==> flow/design.v <==
module fullAdder(sum,cout,a,b,cin);
output sum,cout;
input a,b,cin;
wire m,n,o;
xor(m,a,b);
and(n,a,b);
xor(sum,m,cin);
and(o,m,cin);
or(cout,o,n);
endmodule 
module mux2to1(out, sel, in1 ,in2);
output out;
input sel,in1,in2;
wire a,b,c;
not(a,sel);
nand(b,in1,a);
nand(c,sel,in2);
nand(out,b,c);
endmodule
module carryLookAheadAdder4bit(sum, cout, a, b, c0);
output [3:0] sum;
output cout;
input [3:0] a,b;
input c0;
wire p0,p1,p2,p3,p0not,p1not,p2not,p3not;
wire g0,g1,g2,g3,g0not,g1not,g2not,g3not;
wire c1,c2,c3,c0not;
not(c0not,c0);
nand(g0not,a[0],b[0]);
not(g0,g0not);
xnor(p0not,a[0],b[0]);
not(p0,p0not);
nand(g1not,a[1],b[1]);
not(g1,g1not);
xnor(p1not,a[1],b[1]);
not(p1,p1not);
nand(g2not,a[2],b[2]);
not(g2,g2not);
xnor(p2not,a[2],b[2]);
not(p2,p2not);
nand(g3not,a[3],b[3]);
not(g3,g3not);
xnor(p3not,a[3],b[3]);
not(p3,p3not);
cy1 carry1(.c1(c1),.p0(p0),.c0(c0),.g0not(g0not));
cy2 carry2(.c2(c2),.p0(p0),.p1(p1),.c0not(c0not),.g0(g0),.g1not(g1not));
cy3 carry3(.c3(c3),.p1(p1),.p2(p2),.p0not(p0not),.c0(c0),.g0not(g0not),.g1(g1),.g2not(g2not));
cy4 carry4(.c4(cout),.p2(p2),.p3(p3),.p1(p1),.p0(p0),.c0not(c0not),.g0(g0),.g1(g1),.g2(g2),.g3(g3));
xor(sum[0],p0,c0);
xor(sum[1],p1,c1);
xor(sum[2],p2,c2);
xor(sum[3],p3,c3);
endmodule 
module cy1(c1,p0,c0,g0not);
output c1;
input p0,c0,g0not;
wire a;
nand(a,p0,c0);
nand(c1,a,g0not);
endmodule
module cy2(c2,p0,p1,c0not,g0,g1not);
output c2;
input p0,p1,c0not,g0,g1not;
wire a,b,c,d;
nand(a,p0,p1);
nor(c,a,c0not);
nand(b,p1,g0);
nand(d,b,g1not);
or(c2,c,d);
endmodule
module cy3(c3,p1,p2,p0not,c0,g0not,g1,g2not);
output c3;
input p1,p2,p0not,c0,g0not,g1,g2not;
wire a,b,c,e,f,g,h;
nand(a,p1,p2);
or(g,a,g0not);
nand(b,p2,g1);
nor(c,a,p0not);
nand(e,b,g2not);
nand(f,c,c0);
nand(h,f,g);
or(c3,h,e);
endmodule 
module cy4(c4,p2,p3,p1,p0,c0not,g0,g1,g2,g3);
output c4;
input p2,p3,p1,p0,c0not,g0,g1,g2,g3;
wire a,b,c,d,e,f,g,h,i,j,k,l,m;
and(a,p3,g2);
and(b,p3,p2);
nand(c,p3,p2);
nand(d,p1,g0);
nand(e,p3,p2);
nand(f,p1,p0);
nor(g,g3,a);
nand(h,b,g1);
or(i,c,d);
or(j,e,f);
and(k,h,i);
or(l,j,c0not);
and(m,k,l);
nand(c4,g,m);
endmodule 
module carrySlelectAdder4bit (sum, cout, a, b, cin);
output [3:0] sum;
output cout;
input [3:0] a,b;
input cin;
wire [3:0] sum_0, sum_1;
wire cout_0, cout_1;
carryLookAheadAdder4bit cla0(sum_0[3:0], cout_0, a, b, 1'b0);
carryLookAheadAdder4bit cla1(sum_1[3:0], cout_1, a, b, 1'b1);
mux2to1 m0(sum[0], cin, sum_0[0], sum_1[0]);
mux2to1 m1(sum[1], cin, sum_0[1], sum_1[1]);
mux2to1 m2(sum[2], cin, sum_0[2], sum_1[2]);
mux2to1 m3(sum[3], cin, sum_0[3], sum_1[3]);
mux2to1 m4(cout, cin, cout_0, cout_1);
endmodule
module carrySelectAdder28bit(sum, in1, in2);
output [27:0] sum;
input wire [26:0] in1; 
input wire [27:0] in2;
wire [27:0] in1_padded;
assign in1_padded[26:0] = in1;
assign in1_padded[27] = in1[26];
wire c0,c1,c2,c3,c4,c5,c6,cout;
carrySlelectAdder4bit cla0(sum[3:0], c0, in1_padded[3:0], in2[3:0], 1'b0);
carrySlelectAdder4bit cla1(sum[7:4], c1, in1_padded[7:4], in2[7:4], c0);
carrySlelectAdder4bit cla2(sum[11:8], c2, in1_padded[11:8], in2[11:8], c1);
carrySlelectAdder4bit cla3(sum[15:12], c3, in1_padded[15:12], in2[15:12], c2);
carrySlelectAdder4bit cla4(sum[19:16], c4, in1_padded[19:16], in2[19:16], c3);
carrySlelectAdder4bit cla5(sum[23:20], c5, in1_padded[23:20], in2[23:20], c4);
carrySlelectAdder4bit cla6(sum[27:24], c6, in1_padded[27:24], in2[27:24], c5);
endmodule
module carrySelectAdder32bit(sum, in1, in2);
output [31:0] sum;
input [31:0] in1, in2;
wire c0,c1,c2,c3,c4,c5,c6,cout;
carrySlelectAdder4bit cla0(sum[3:0], c0, in1[3:0], in2[3:0], 1'b0);
carrySlelectAdder4bit cla1(sum[7:4], c1, in1[7:4], in2[7:4], c0);
carrySlelectAdder4bit cla2(sum[11:8], c2, in1[11:8], in2[11:8], c1);
carrySlelectAdder4bit cla3(sum[15:12], c3, in1[15:12], in2[15:12], c2);
carrySlelectAdder4bit cla4(sum[19:16], c4, in1[19:16], in2[19:16], c3);
carrySlelectAdder4bit cla5(sum[23:20], c5, in1[23:20], in2[23:20], c4);
carrySlelectAdder4bit cla6(sum[27:24], c6, in1[27:24], in2[27:24], c5);
carrySlelectAdder4bit cla7(sum[31:28], cout, in1[31:28], in2[31:28], c6);
endmodule
module carrySelectAdder40bit(sum, in1, in2);
output [39:0] sum;
input [39:0] in1, in2;
wire c0,c1,c2,c3,c4,c5,c6,c7,c8,cout;
carrySlelectAdder4bit cla0(sum[3:0], c0, in1[3:0], in2[3:0], 1'b0);
carrySlelectAdder4bit cla1(sum[7:4], c1, in1[7:4], in2[7:4], c0);
carrySlelectAdder4bit cla2(sum[11:8], c2, in1[11:8], in2[11:8], c1);
carrySlelectAdder4bit cla3(sum[15:12], c3, in1[15:12], in2[15:12], c2);
carrySlelectAdder4bit cla4(sum[19:16], c4, in1[19:16], in2[19:16], c3);
carrySlelectAdder4bit cla5(sum[23:20], c5, in1[23:20], in2[23:20], c4);
carrySlelectAdder4bit cla6(sum[27:24], c6, in1[27:24], in2[27:24], c5);
carrySlelectAdder4bit cla7(sum[31:28], c7, in1[31:28], in2[31:28], c6);
carrySlelectAdder4bit cla8(sum[35:32], c8, in1[35:32], in2[35:32], c7);
carrySlelectAdder4bit cla9(sum[39:36], cout, in1[39:36], in2[39:36], c8);
endmodule
module carrySaveAdder32bit(sum,carry,in1,in2,in3);
output [31:0] sum, carry;
input [31:0] in1, in2, in3;
wire garbage;
assign carry[0] = 1'b0;
fullAdder f0(.sum(sum[0]),.cout(carry[1]),.a(in1[0]),.b(in2[0]),.cin(in3[0]));
fullAdder f1(.sum(sum[1]),.cout(carry[2]),.a(in1[1]),.b(in2[1]),.cin(in3[1]));
fullAdder f2(.sum(sum[2]),.cout(carry[3]),.a(in1[2]),.b(in2[2]),.cin(in3[2]));
fullAdder f3(.sum(sum[3]),.cout(carry[4]),.a(in1[3]),.b(in2[3]),.cin(in3[3]));
fullAdder f4(.sum(sum[4]),.cout(carry[5]),.a(in1[4]),.b(in2[4]),.cin(in3[4]));
fullAdder f5(.sum(sum[5]),.cout(carry[6]),.a(in1[5]),.b(in2[5]),.cin(in3[5]));
fullAdder f6(.sum(sum[6]),.cout(carry[7]),.a(in1[6]),.b(in2[6]),.cin(in3[6]));
fullAdder f7(.sum(sum[7]),.cout(carry[8]),.a(in1[7]),.b(in2[7]),.cin(in3[7]));
fullAdder f8(.sum(sum[8]),.cout(carry[9]),.a(in1[8]),.b(in2[8]),.cin(in3[8]));
fullAdder f9(.sum(sum[9]),.cout(carry[10]),.a(in1[9]),.b(in2[9]),.cin(in3[9]));
fullAdder f10(.sum(sum[10]),.cout(carry[11]),.a(in1[10]),.b(in2[10]),.cin(in3[10]));
fullAdder f11(.sum(sum[11]),.cout(carry[12]),.a(in1[11]),.b(in2[11]),.cin(in3[11]));
fullAdder f12(.sum(sum[12]),.cout(carry[13]),.a(in1[12]),.b(in2[12]),.cin(in3[12]));
fullAdder f13(.sum(sum[13]),.cout(carry[14]),.a(in1[13]),.b(in2[13]),.cin(in3[13]));
fullAdder f14(.sum(sum[14]),.cout(carry[15]),.a(in1[14]),.b(in2[14]),.cin(in3[14]));
fullAdder f15(.sum(sum[15]),.cout(carry[16]),.a(in1[15]),.b(in2[15]),.cin(in3[15]));
fullAdder f16(.sum(sum[16]),.cout(carry[17]),.a(in1[16]),.b(in2[16]),.cin(in3[16]));
fullAdder f17(.sum(sum[17]),.cout(carry[18]),.a(in1[17]),.b(in2[17]),.cin(in3[17]));
fullAdder f18(.sum(sum[18]),.cout(carry[19]),.a(in1[18]),.b(in2[18]),.cin(in3[18]));
fullAdder f19(.sum(sum[19]),.cout(carry[20]),.a(in1[19]),.b(in2[19]),.cin(in3[19]));
fullAdder f20(.sum(sum[20]),.cout(carry[21]),.a(in1[20]),.b(in2[20]),.cin(in3[20]));
fullAdder f21(.sum(sum[21]),.cout(carry[22]),.a(in1[21]),.b(in2[21]),.cin(in3[21]));
fullAdder f22(.sum(sum[22]),.cout(carry[23]),.a(in1[22]),.b(in2[22]),.cin(in3[22]));
fullAdder f23(.sum(sum[23]),.cout(carry[24]),.a(in1[23]),.b(in2[23]),.cin(in3[23]));
fullAdder f24(.sum(sum[24]),.cout(carry[25]),.a(in1[24]),.b(in2[24]),.cin(in3[24]));
fullAdder f25(.sum(sum[25]),.cout(carry[26]),.a(in1[25]),.b(in2[25]),.cin(in3[25]));
fullAdder f26(.sum(sum[26]),.cout(carry[27]),.a(in1[26]),.b(in2[26]),.cin(in3[26]));
fullAdder f27(.sum(sum[27]),.cout(carry[28]),.a(in1[27]),.b(in2[27]),.cin(in3[27]));
fullAdder f28(.sum(sum[28]),.cout(carry[29]),.a(in1[28]),.b(in2[28]),.cin(in3[28]));
fullAdder f29(.sum(sum[29]),.cout(carry[30]),.a(in1[29]),.b(in2[29]),.cin(in3[29]));
fullAdder f30(.sum(sum[30]),.cout(carry[31]),.a(in1[30]),.b(in2[30]),.cin(in3[30]));
fullAdder f31(.sum(sum[31]),.cout(garbage),.a(in1[31]),.b(in2[31]),.cin(in3[31]));
endmodule 
module boothEncoderDecoder(PPIJ, BIP1, BI, BIM1, AJ, AJM1);
output PPIJ;
input BIP1, BI, BIM1, AJ, AJM1;
wire a,b,c,d,e,f,g,h,i;
xor(a,BI,BIM1);
xor(b,BIP1,BI);
xor(c,BIP1,AJM1);
xor(d,BI,BIM1);
xor(e,BIP1,AJ);
nand(f,b,c);
nand(g,d,e);
nor(h,a,f);
not(i,h);
nand(PPIJ,i,g);
endmodule  
module partialProductGenerator(PP, neg, MD, MRIP1, MRI, MRIM1);
output [17:0] PP;
output neg;
input [15:0] MD;
input MRIP1, MRI, MRIM1;
boothEncoderDecoder PP0(PP[0], MRIP1, MRI, MRIM1, MD[0], 1'b0);
boothEncoderDecoder PP1(PP[1], MRIP1, MRI, MRIM1, MD[1], MD[0]);
boothEncoderDecoder PP2(PP[2], MRIP1, MRI, MRIM1, MD[2], MD[1]);
boothEncoderDecoder PP3(PP[3], MRIP1, MRI, MRIM1, MD[3], MD[2]);
boothEncoderDecoder PP4(PP[4], MRIP1, MRI, MRIM1, MD[4], MD[3]);
boothEncoderDecoder PP5(PP[5], MRIP1, MRI, MRIM1, MD[5], MD[4]);
boothEncoderDecoder PP6(PP[6], MRIP1, MRI, MRIM1, MD[6], MD[5]);
boothEncoderDecoder PP7(PP[7], MRIP1, MRI, MRIM1, MD[7], MD[6]);
boothEncoderDecoder PP8(PP[8], MRIP1, MRI, MRIM1, MD[8], MD[7]);
boothEncoderDecoder PP9(PP[9], MRIP1, MRI, MRIM1, MD[9], MD[8]);
boothEncoderDecoder PP10(PP[10], MRIP1, MRI, MRIM1, MD[10], MD[9]);
boothEncoderDecoder PP11(PP[11], MRIP1, MRI, MRIM1, MD[11], MD[10]);
boothEncoderDecoder PP12(PP[12], MRIP1, MRI, MRIM1, MD[12], MD[11]);
boothEncoderDecoder PP13(PP[13], MRIP1, MRI, MRIM1, MD[13], MD[12]);
boothEncoderDecoder PP14(PP[14], MRIP1, MRI, MRIM1, MD[14], MD[13]);
boothEncoderDecoder PP15(PP[15], MRIP1, MRI, MRIM1, MD[15], MD[14]);
boothEncoderDecoder PP16(PP[16], MRIP1, MRI, MRIM1, MD[15], MD[15]);
boothEncoderDecoder PP17(PP[17], MRIP1, MRI, MRIM1, MD[15], MD[15]);
getNegBit n0(neg,MD[15],PP[17],MRIP1, MRI, MRIM1);
endmodule
module getNegBit(neg,MD_MSB, PP_MSB,MRIP1, MRI, MRIM1);
output neg;
input MRIP1, MRI, MRIM1, MD_MSB, PP_MSB;
wire all_1, all_0, a,b,c,d,e,f;
nand(a,MRIP1,MRI);
not(b,MRIM1);
nor(all_1,a,b);
nor(c,MRIP1,MRI);
not(d,MRIM1);
and(all_0,c,d);
nor(e,all_0,all_1);
xor(f,PP_MSB,MD_MSB);
and(neg,e,f);
endmodule
module generatePartialProducts(PP0,PP1,PP2,PP3,PP4,PP5,PP6,PP7,PP8,neg,MD,MR);
output [17:0] PP0,PP1,PP2,PP3,PP4,PP5,PP6,PP7,PP8;
output [7:0] neg;
input [15:0] MD, MR;
wire not_used;
partialProductGenerator P0(PP0, neg[0], MD, MR[1], MR[0], 1'b0);
partialProductGenerator P1(PP1, neg[1], MD, MR[3], MR[2], MR[1]);
partialProductGenerator P2(PP2, neg[2], MD, MR[5], MR[4], MR[3]);
partialProductGenerator P3(PP3, neg[3], MD, MR[7], MR[6], MR[5]);
partialProductGenerator P4(PP4, neg[4], MD, MR[9], MR[8], MR[7]);
partialProductGenerator P5(PP5, neg[5], MD, MR[11], MR[10], MR[9]);
partialProductGenerator P6(PP6, neg[6], MD, MR[13], MR[12], MR[11]);
partialProductGenerator P7(PP7, neg[7], MD, MR[15], MR[14], MR[13]);
partialProductGenerator P8(PP8, not_used, MD, MR[15] ,MR[15], MR[15]);
endmodule
module mac_16bit(out_rounded,md,mr,clk,rst);
output reg [26:0] out_rounded;
input [15:0] md,mr;               
input clk,rst;
reg [15:0] MD,MR;
reg [39:0] acc;
wire [39:0] mult_out;
wire [17:0] PP0,PP1,PP2,PP3,PP4,PP5,PP6,PP7,PP8;
reg [31:0] PP0_reg,PP1_reg,PP2_reg,PP3_reg,PP4_reg,PP5_reg,PP6_reg,PP7_reg,PP8_reg;
wire [31:0] PP0_FULL,PP1_FULL,PP2_FULL,PP3_FULL,PP4_FULL,PP5_FULL,PP6_FULL,PP7_FULL,PP8_FULL;
wire [7:0] neg;
wire [31:0] sum0,carry0,sum1,carry1,sum2,carry2,sum3,carry3,sum4,carry4,sum5,carry5,sum6,carry6;
wire [39:0] new_acc;
reg [2:0] setup_count;
reg setup_completed;
reg [8:0] count;
generatePartialProducts PP(.PP0(PP0),.PP1(PP1),.PP2(PP2),.PP3(PP3),.PP4(PP4),.PP5(PP5),.PP6(PP6),.PP7(PP7),.PP8(PP8),.neg(neg),.MD(MD),.MR(MR));
genvar i;
assign PP0_FULL[16:0] = PP0;
for(i=31; i>16; i=i-1) begin
  assign PP0_FULL[i] = PP0_FULL[16];
end
assign PP1_FULL[18:2] = PP1;
for(i=31; i>18; i=i-1) begin
  assign PP1_FULL[i] = PP1_FULL[18];
end
assign PP1_FULL[1] = 1'b0;
assign PP1_FULL[0] = neg[0];
assign PP2_FULL[20:4] = PP2;
for(i=31; i>20; i=i-1) begin
  assign PP2_FULL[i] = PP2_FULL[20];
end
assign PP2_FULL[3] = 1'b0;
assign PP2_FULL[2] = neg[1];
for(i=0; i<2; i=i+1) begin
  assign PP2_FULL[i] = 1'b0;
end
assign PP3_FULL[22:6] = PP3;
for(i=31; i>22; i=i-1) begin
  assign PP3_FULL[i] = PP3_FULL[22];
end
assign PP3_FULL[5] = 1'b0;
assign PP3_FULL[4] = neg[2];
for(i=0; i<4; i=i+1) begin
  assign PP3_FULL[i] = 1'b0;
end
assign PP4_FULL[24:8] = PP4;
for(i=31; i>24; i=i-1) begin
  assign PP4_FULL[i] = PP4_FULL[24];
end
assign PP4_FULL[7] = 1'b0;
assign PP4_FULL[6] = neg[3];
for(i=0; i<6; i=i+1) begin
  assign PP4_FULL[i] = 1'b0;
end
assign PP5_FULL[26:10] = PP5;
for(i=31; i>26; i=i-1) begin
  assign PP5_FULL[i] = PP5_FULL[26];
end
assign PP5_FULL[9] = 1'b0;
assign PP5_FULL[8] = neg[4];
for(i=0; i<8; i=i+1) begin
  assign PP5_FULL[i] = 1'b0;
end
assign PP6_FULL[28:12] = PP6;
for(i=31; i>28; i=i-1) begin
  assign PP6_FULL[i] = PP6_FULL[28];
end
assign PP6_FULL[11] = 1'b0;
assign PP6_FULL[10] = neg[5];
for(i=0; i<10; i=i+1) begin
  assign PP6_FULL[i] = 1'b0;
end
assign PP7_FULL[30:14] = PP7;
assign PP7_FULL[31] = PP7_FULL[30];
assign PP7_FULL[13] = 1'b0;
assign PP7_FULL[12] = neg[6];
for(i=0; i<12; i=i+1) begin
  assign PP7_FULL[i] = 1'b0;
end
assign PP8_FULL[31:16] = PP8[15:0];
assign PP8_FULL[15] = 1'b0;
assign PP8_FULL[14] = neg[7];
for(i=0; i<14; i=i+1) begin
  assign PP8_FULL[i] = 1'b0;
end
carrySaveAdder32bit csa0(.sum(sum0),.carry(carry0),.in1(PP0_reg),.in2(PP1_reg),.in3(PP2_reg));
carrySaveAdder32bit csa1(.sum(sum1),.carry(carry1),.in1(PP3_reg),.in2(PP4_reg),.in3(PP5_reg));
carrySaveAdder32bit csa2(.sum(sum2),.carry(carry2),.in1(PP6_reg),.in2(PP7_reg),.in3(PP8_reg));
carrySaveAdder32bit csa3(.sum(sum3),.carry(carry3),.in1(sum0),.in2(carry0),.in3(sum1));
carrySaveAdder32bit csa4(.sum(sum4),.carry(carry4),.in1(carry1),.in2(sum2),.in3(carry2));
carrySaveAdder32bit csa5(.sum(sum5),.carry(carry5),.in1(sum3),.in2(carry3),.in3(sum4));
carrySaveAdder32bit csa6(.sum(sum6),.carry(carry6),.in1(sum5),.in2(carry5),.in3(carry4));
carrySelectAdder32bit cla0(.sum(mult_out[31:0]), .in1(sum6), .in2(carry6));
for(i=32; i<40; i=i+1) begin
  assign mult_out[i] = mult_out[31];
end
carrySelectAdder40bit cla1(.sum(new_acc), .in1(mult_out), .in2(acc));
wire a,b,c,d,e,f,g,h,j,k,l,m,OR;
wire up_down_select;
nor(a,acc[1],acc[0]);
nor(b,acc[3],acc[2]);
nor(c,acc[5],acc[4]);
nor(d,acc[7],acc[6]);
nor(e,acc[9],acc[8]);
nor(f,acc[11],acc[10]);
and(g,a,b);
and(h,c,d);
and(m,e,f);
and(j,h,m);
nand(OR,g,j);
nand(k,acc[12],acc[13]);
nand(l,acc[12],OR);
nand(up_down_select,k,l);
wire [27:0] out_up;
wire [26:0] out_rounded_wire;
carrySelectAdder28bit add0(out_up, acc[39:13], 28'b0000000000000000000000000001);
mux2to1 m0(out_rounded_wire[0], up_down_select, acc[13], out_up[0]);
mux2to1 m1(out_rounded_wire[1], up_down_select, acc[14], out_up[1]);
mux2to1 m2(out_rounded_wire[2], up_down_select, acc[15], out_up[2]);
mux2to1 m3(out_rounded_wire[3], up_down_select, acc[16], out_up[3]);
mux2to1 m4(out_rounded_wire[4], up_down_select, acc[17], out_up[4]);
mux2to1 m5(out_rounded_wire[5], up_down_select, acc[18], out_up[5]);
mux2to1 m6(out_rounded_wire[6], up_down_select, acc[19], out_up[6]);
mux2to1 m7(out_rounded_wire[7], up_down_select, acc[20], out_up[7]);
mux2to1 m8(out_rounded_wire[8], up_down_select, acc[21], out_up[8]);
mux2to1 m9(out_rounded_wire[9], up_down_select, acc[22], out_up[9]);
mux2to1 m10(out_rounded_wire[10], up_down_select, acc[23], out_up[10]);
mux2to1 m11(out_rounded_wire[11], up_down_select, acc[24], out_up[11]);
mux2to1 m12(out_rounded_wire[12], up_down_select, acc[25], out_up[12]);
mux2to1 m13(out_rounded_wire[13], up_down_select, acc[26], out_up[13]);
mux2to1 m14(out_rounded_wire[14], up_down_select, acc[27], out_up[14]);
mux2to1 m15(out_rounded_wire[15], up_down_select, acc[28], out_up[15]);
mux2to1 m16(out_rounded_wire[16], up_down_select, acc[29], out_up[16]);
mux2to1 m17(out_rounded_wire[17], up_down_select, acc[30], out_up[17]);
mux2to1 m18(out_rounded_wire[18], up_down_select, acc[31], out_up[18]);
mux2to1 m19(out_rounded_wire[19], up_down_select, acc[32], out_up[19]);
mux2to1 m20(out_rounded_wire[20], up_down_select, acc[33], out_up[20]);
mux2to1 m21(out_rounded_wire[21], up_down_select, acc[34], out_up[21]);
mux2to1 m22(out_rounded_wire[22], up_down_select, acc[35], out_up[22]);
mux2to1 m23(out_rounded_wire[23], up_down_select, acc[36], out_up[23]);
mux2to1 m24(out_rounded_wire[24], up_down_select, acc[37], out_up[24]);
mux2to1 m25(out_rounded_wire[25], up_down_select, acc[38], out_up[25]);
mux2to1 m26(out_rounded_wire[26], up_down_select, acc[39], out_up[26]);
always @ (posedge clk)
begin
if(setup_count == 3 && !setup_completed && rst)
begin
setup_completed <= 1;
MD <= md;
MR <= mr;
PP0_reg <= PP0_FULL;
PP1_reg <= PP1_FULL;
PP2_reg <= PP2_FULL;
PP3_reg <= PP3_FULL;
PP4_reg <= PP4_FULL;
PP5_reg <= PP5_FULL;
PP6_reg <= PP6_FULL;
PP7_reg <= PP7_FULL;
PP8_reg <= PP8_FULL;
acc <= new_acc;
out_rounded <= out_rounded_wire;
count <= 1;
end
else if(!setup_completed && rst)
begin
MD <= md;
MR <= mr;
PP0_reg <= PP0_FULL;
PP1_reg <= PP1_FULL;
PP2_reg <= PP2_FULL;
PP3_reg <= PP3_FULL;
PP4_reg <= PP4_FULL;
PP5_reg <= PP5_FULL;
PP6_reg <= PP6_FULL;
PP7_reg <= PP7_FULL;
PP8_reg <= PP8_FULL;
acc <= new_acc;
out_rounded <= out_rounded_wire;
setup_count <= setup_count + 1;
end
if(count != 0 && rst)
begin
MD <= md;
MR <= mr;
PP0_reg <= PP0_FULL;
PP1_reg <= PP1_FULL;
PP2_reg <= PP2_FULL;
PP3_reg <= PP3_FULL;
PP4_reg <= PP4_FULL;
PP5_reg <= PP5_FULL;
PP6_reg <= PP6_FULL;
PP7_reg <= PP7_FULL;
PP8_reg <= PP8_FULL;
acc <= new_acc;
count <= count + 1;
out_rounded <= out_rounded_wire;
end
if(!rst)
begin
acc <= 0;
MD <= 0;
MR <= 0;
out_rounded <= 0;
setup_count <= 0;
setup_completed <= 0;
count <= 0;
PP0_reg <= 0;
PP1_reg <= 0;
PP2_reg <= 0;
PP3_reg <= 0;
PP4_reg <= 0;
PP5_reg <= 0;
PP6_reg <= 0;
PP7_reg <= 0;
PP8_reg <= 0;
end
if(count == 256)
begin
acc <= 0;
out_rounded <= 0;
setup_count <= 1;
setup_completed <= 0;
count <= 0;
PP0_reg <= 0;
PP1_reg <= 0;
PP2_reg <= 0;
PP3_reg <= 0;
PP4_reg <= 0;
PP5_reg <= 0;
PP6_reg <= 0;
PP7_reg <= 0;
PP8_reg <= 0;
end
end
endmodule
Tool chain data of mac_16bit
What the tools print for mac_16bit, step after step.
Line numbers count from 1 in the design file above.
Cell names lack the library's common part.
A cell with -- has no value.
Inputs
  design top: mac_16bit
  clock port: clk
  cell library: sky130hd
  library corner: tt_025C_1v80

Elaborated design
Source: Yosys, flattened and elaborated, memories not mapped. Widths are those after wreduce. Registers that Yosys merges into a memory's read port (data or address) are not register bits. Print and check cells do not count. Equal cells are merged and count once.
Word-level totals
  bits of input ports: 34
  register bits: 336
Cells by class
  add/sub/neg operators: 2
  reductions and logical operators: 11
  mux-type cells: 44
  bitwise logic cells: 3701
  equality and inequality tests: 4
Operator list (number)
  1-bit bitwise AND: 1441
  1-bit inverter: 1136
  32-bit 2-to-1 mux: 27
  1-bit XOR: 675
  1-bit bitwise OR: 449
  40-bit 2-to-1 mux: 3
  16-bit 2-to-1 mux: 6
  27-bit 2-to-1 mux: 3
  9-bit 2-to-1 mux: 2
  9-bit by 1-bit adder with 9-bit output (second input constant): 1
  9-bit equality test (second input constant): 1
  9-bit nonzero test: 1
  1-bit logical AND: 4
  2-bit AND reduction: 2
  3-bit by 1-bit adder with 3-bit output (second input constant): 1
  3-bit by 2-bit equality test with 1-bit output (second input constant): 1
  3-bit nonzero test: 1
  1-bit 2-to-1 mux: 3
  2-bit by 1-bit inequality test with 1-bit output (second input constant): 1
  2-bit inequality test (second input constant): 1
  2-bit nonzero test: 1
  2-bit OR reduction: 1
  1-bit logical NOT: 1

Longest topological paths
Depth = most cells in a row (Yosys ltp): at word level without a register or memory, in the mapped netlist without a sequential cell, where the memories' decode and read muxes count.
Logic depth
  depth in word-level cells: 66
  ABC_AREA: 0
  gate-level depth with buffers: 30

After synthesis
Source: synth_stat.txt of the flow (Yosys; design flattened, memories mapped). It holds for the ABC_AREA given above (unset counts as 0); a run with the other value may have another netlist.
Cell types (number)
  dfxtp_1: 256
  fa_1: 134
  ha_1: 171
  a21oi_1: 248
  nand2_1: 291
  a221o_1: 105
  inv_1: 263
  o221ai_1: 105
  clkbuf_1: 195
  xnor2_1: 74
  nand3_1: 124
  nor2_1: 129
  a211oi_1: 58
  xor2_1: 44
  mux2i_1: 25
  o21ai_0: 32
  or3_1: 15
  and3_1: 14
Other cell types: 51; their cells: 163.
Synthesis totals
  cell count: 2446
  buffers: 211
  mapped flip-flops: 256
  mapped area: 0.0203683 mm^2
By module: a second synthesis without flattening, with its own total; a netlist apart from the flattened one above.
Unflattened totals
  cells (unflattened synthesis): 4156
  area (unflattened synthesis): 0.037237 mm^2
Each row is one instance without its submodules.
By module
  mac_16bit: area 0.0114672 mm^2, instances 1, cells 1307
  boothEncoderDecoder: area 0.0000438 mm^2, instances 162, cells 5
  carryLookAheadAdder4bit: area 0.0001414 mm^2, instances 50, cells 16
  fullAdder: area 0.00002 mm^2, instances 224, cells 1
  mux2to1: area 0.000015 mm^2, instances 152, cells 1
  cy4: area 0.00003 mm^2, instances 50, cells 6
  cy3: area 0.000025 mm^2, instances 50, cells 5
  cy2: area 0.00002 mm^2, instances 50, cells 3
  cy1: area 0.00001 mm^2, instances 50, cells 1
  getNegBit: area 0.00003 mm^2, instances 9, cells 4
  carrySlelectAdder4bit: area 0.0000075 mm^2, instances 25, cells 2
  carrySaveAdder32bit: area 0.0000113 mm^2, instances 7, cells 2
  (no name shown): area 0.0000038 mm^2, instances 9, cells 1
  carrySelectAdder28bit: area 0.0000038 mm^2, instances 1, cells 1
Modules not listed: 3.

Worst setup path after synthesis
Source: OpenSTA report_checks on the synthesized netlist (no wires, ideal clock, input and output delay 20% of the period each), path of least setup slack; recovery checks are left aside. Register names are those of the netlist, which keeps one name where synthesis merged equal registers.
Timing path after synthesis
  path kind: flip-flop to flip-flop
  from: reg PP2_reg[13]
  to: reg acc[37]
  stages on the path: 28
  required time: 6.814 ns
  launch time at the first pin: 0.000 ns
  path slack: 0.208 ns
  path buffers: 0
  delay of the path: 6.693 ns
  data arrival time: 6.607 ns
  clock period: 6.9 ns
  library setup time: 0.086 ns
  period reached after synthesis: 6.692 ns
"delay of the path" = arrival - input delay + setup time.
"stages on the path": output pins that drive a net of the path, with the launching flip-flop's if there is one; two outputs of one cell count as two.
"period reached after synthesis" is the clock period less the worst setup slack; recovery checks do not enter. This is arithmetic on one report: input and output delays are still those of the set period (20% each).
The rows between start and end are the longest chain of elaborated cells between them; the timing report does not say that the signal goes this way. Where chains are equally long, one stands for them.
A line is the first line of the expression or statement that the cell stems from. Yosys adds cells for indexed reads and writes and turns some case tables into memories.
At most two assigning lines are given for a register; there are more.
On the way, after synthesis
  cell sequence: dfxtp_1 fa_1 inv_1 fa_1 fa_1 fa_1 inv_1 ha_1 ha_1 nor3_1 o21bai_1 nor3_2 o31a_1 o21ai_0 a21o_1 mux2i_1 ha_1 ha_1 o21a_1 o21a_1 a2111oi_0 o21ai_0 o21ba_2 o21ai_0 a21oi_1 mux2i_1 nor2_1 a211oi_1
  cells in the longest elaborated chain: 60
  elaborated cells between the ends (all ways): 494
  classes of those cells: mux (3); logic (491)
Ends and longest elaborated chain, after synthesis
  start, declared: line 277  | reg [31:0] PP0_reg,PP1_reg,PP2_reg,PP3_reg,PP4_reg,PP5_reg,PP6_reg,PP7_reg,PP8_reg;
  start, assigned: line 422  | PP2_reg <= PP2_FULL;
  start, assigned: line 439  | PP2_reg <= PP2_FULL;
  1-bit bitwise AND: line 8  | and(o,m,cin);
  1-bit bitwise OR: line 9  | or(cout,o,n);
  1-bit XOR: line 5  | xor(m,a,b);
  1-bit bitwise AND: line 8
  1-bit bitwise OR: line 9
  1-bit XOR: line 5
  1-bit XOR: line 7  | xor(sum,m,cin);
  [... 46 more ...]
  1-bit bitwise AND: line 17  | nand(c,sel,in2);
  1-bit inverter: line 17
  1-bit bitwise AND: line 18  | nand(out,b,c);
  1-bit inverter: line 18
  40-bit 2-to-1 mux: line 433  | else if(!setup_completed && rst)
  40-bit 2-to-1 mux: line 415  | if(setup_count == 3 && !setup_completed && rst)
  40-bit 2-to-1 mux: line 450  | if(count != 0 && rst)
  end, assigned: line 446  | acc <= new_acc;
  end, assigned: line 463  | acc <= new_acc;
  end, declared: line 274  | reg [39:0] acc;

Path in the finished layout
Path of least setup slack in the final report of entry B (OpenROAD, finished layout, wires in). Where an end is a register, its clock arrival counts in the times.
Timing path after layout
  path kind: flip-flop to flip-flop
  from: reg PP0_reg[13]
  to: reg acc[36]
  path slack: -0.12 ns
  launch time at the first pin: 0.58 ns
  required time: 7.13 ns
  clock period: 6.71 ns
  path buffers: 7
  stages on the path: 35
  data arrival time: 7.25 ns
  library setup time: 0.15 ns
The rows between start and end are the longest chain of elaborated cells between them; the timing report does not say that the signal goes this way. Where chains are equally long, one stands for them.
At most two assigning lines are given for a register; there are more.
On the way, after layout
  cell sequence: dfxtp_2 fa_1 inv_2 fa_1 fa_1 fa_1 inv_2 buf_6 ha_4 buf_4 nand4_1 a21oi_1 nor3_2 buf_4 o31a_1 o221ai_2 buf_4 o21a_1 o21ai_1 nor2b_2 xnor2_1 ha_1 nand4_1 nor2_2 buf_4 nand2_1 o22a_1 o21ba_4 buf_6 o21ai_2 a21oi_2 buf_4 xnor2_2 nand2_1 a21oi_1
  cells in the longest elaborated chain: 61
  elaborated cells between the ends (all ways): 489
  classes of those cells: mux (3); logic (486)
Ends and longest elaborated chain, after layout
  start, declared: line 277  | reg [31:0] PP0_reg,PP1_reg,PP2_reg,PP3_reg,PP4_reg,PP5_reg,PP6_reg,PP7_reg,PP8_reg;
  start, assigned: line 420  | PP0_reg <= PP0_FULL;
  start, assigned: line 437  | PP0_reg <= PP0_FULL;
  1-bit XOR: line 5  | xor(m,a,b);
  1-bit bitwise AND: line 8  | and(o,m,cin);
  1-bit bitwise OR: line 9  | or(cout,o,n);
  1-bit XOR: line 5
  1-bit bitwise AND: line 8
  1-bit bitwise OR: line 9
  1-bit XOR: line 5
  [... 47 more ...]
  1-bit bitwise AND: line 17  | nand(c,sel,in2);
  1-bit inverter: line 17
  1-bit bitwise AND: line 18  | nand(out,b,c);
  1-bit inverter: line 18
  40-bit 2-to-1 mux: line 433  | else if(!setup_completed && rst)
  40-bit 2-to-1 mux: line 415  | if(setup_count == 3 && !setup_completed && rst)
  40-bit 2-to-1 mux: line 450  | if(count != 0 && rst)
  end, assigned: line 446  | acc <= new_acc;
  end, assigned: line 463  | acc <= new_acc;
  end, declared: line 274  | reg [39:0] acc;

FLOW RESULTS
============

Module mac_16bit, platform sky130hd: 5 stored runs of the flow (Yosys, OpenROAD) with differing settings, in no particular order. Input and output delays are each 20% of the period that was set; the output load is 0.01 pF.
"achieved clock period": clock period set for the run, less the worst setup slack. It is reckoned from that one timing run; input and output delays stay at 20% of the period that was set.
"worst setup path time" means the part of the period allowed to the worst setup path (the constraints hold back 20% at inputs and 20% at outputs) less its slack; where the path has registers, the arrival times of their clocks count too.
"power": no workload was simulated; the value follows from the tool's default switching activity.
[entry A] settings: ABC_AREA=0, CAP_MARGIN=25, CELL_PAD_IN_SITES_DETAIL_PLACEMENT=2, CORE_ASPECT_RATIO=1.19, CORE_UTILIZATION=32, CTS_CLUSTER_SIZE=12, GPL_ROUTABILITY_DRIVEN=0, GPL_TIMING_DRIVEN=0, HOLD_SLACK_MARGIN=0.09, MIN_ROUTING_LAYER=met2, SLEW_MARGIN=25, period_ns=8.42, CORE_MARGIN=2
[entry A] result: did not finish, routing stopped with GRT-0232
[entry B] settings: CORE_UTILIZATION=18, period_ns=6.71, CAP_MARGIN=20, CORE_MARGIN=2, SLEW_MARGIN=20
[entry B] result: chip area after synthesis (Yosys) 0.0203683 mm^2, die area 0.115865 mm^2, standard-cell area of the final layout 0.024272 mm^2, utilization 0.216, worst setup slack after layout -0.124 ns, total negative slack -0.535 ns, worst hold slack 0.451 ns, power 0.006444 W, achieved clock period 6.834 ns, worst setup path time 6.83 ns, worst setup path kind flip-flop to flip-flop
[entry C] settings: CORE_ASPECT_RATIO=0.65, CORE_UTILIZATION=65, CTS_CLUSTER_DIAMETER=47, GPL_ROUTABILITY_DRIVEN=0, MIN_ROUTING_LAYER=met1, SETUP_SLACK_MARGIN=0.03, TNS_END_PERCENT=25, period_ns=4.21, CAP_MARGIN=20, CORE_MARGIN=2, SLEW_MARGIN=20
[entry C] result: chip area after synthesis (Yosys) 0.0203683 mm^2, die area 0.0328003 mm^2, standard-cell area of the final layout 0.0238341 mm^2, utilization 0.77, worst setup slack after layout -2.435 ns, total negative slack -51.959 ns, worst hold slack 0.453 ns, power 0.010878 W, achieved clock period 6.645 ns, worst setup path time 6.65 ns, worst setup path kind flip-flop to flip-flop
[entry D] settings: ABC_AREA=1, CAP_MARGIN=0, CELL_PAD_IN_SITES_DETAIL_PLACEMENT=2, CELL_PAD_IN_SITES_GLOBAL_PLACEMENT=1, CORE_ASPECT_RATIO=0.74, CORE_MARGIN=7, CORE_UTILIZATION=51, CTS_CLUSTER_DIAMETER=84, CTS_CLUSTER_SIZE=19, GPL_ROUTABILITY_DRIVEN=0, HOLD_SLACK_MARGIN=0.08, MAX_ROUTING_LAYER=met4, MIN_ROUTING_LAYER=met2, PLACE_DENSITY_LB_ADDON=0.01, SLEW_MARGIN=25, TNS_END_PERCENT=5, period_ns=8.93
[entry D] result: did not finish, placement stopped with DPL-0033
[entry E] settings: period_ns=6.9, CAP_MARGIN=20, CORE_MARGIN=2, CORE_UTILIZATION=40, SLEW_MARGIN=20
[entry E] result: chip area after synthesis (Yosys) 0.0203683 mm^2, die area 0.0527414 mm^2, standard-cell area of the final layout 0.0230909 mm^2, utilization 0.46, worst setup slack after layout 0.274 ns, total negative slack 0.000 ns, worst hold slack 0.452 ns, power 0.006279 W, achieved clock period 6.626 ns, worst setup path time 6.63 ns, worst setup path kind flip-flop to flip-flop
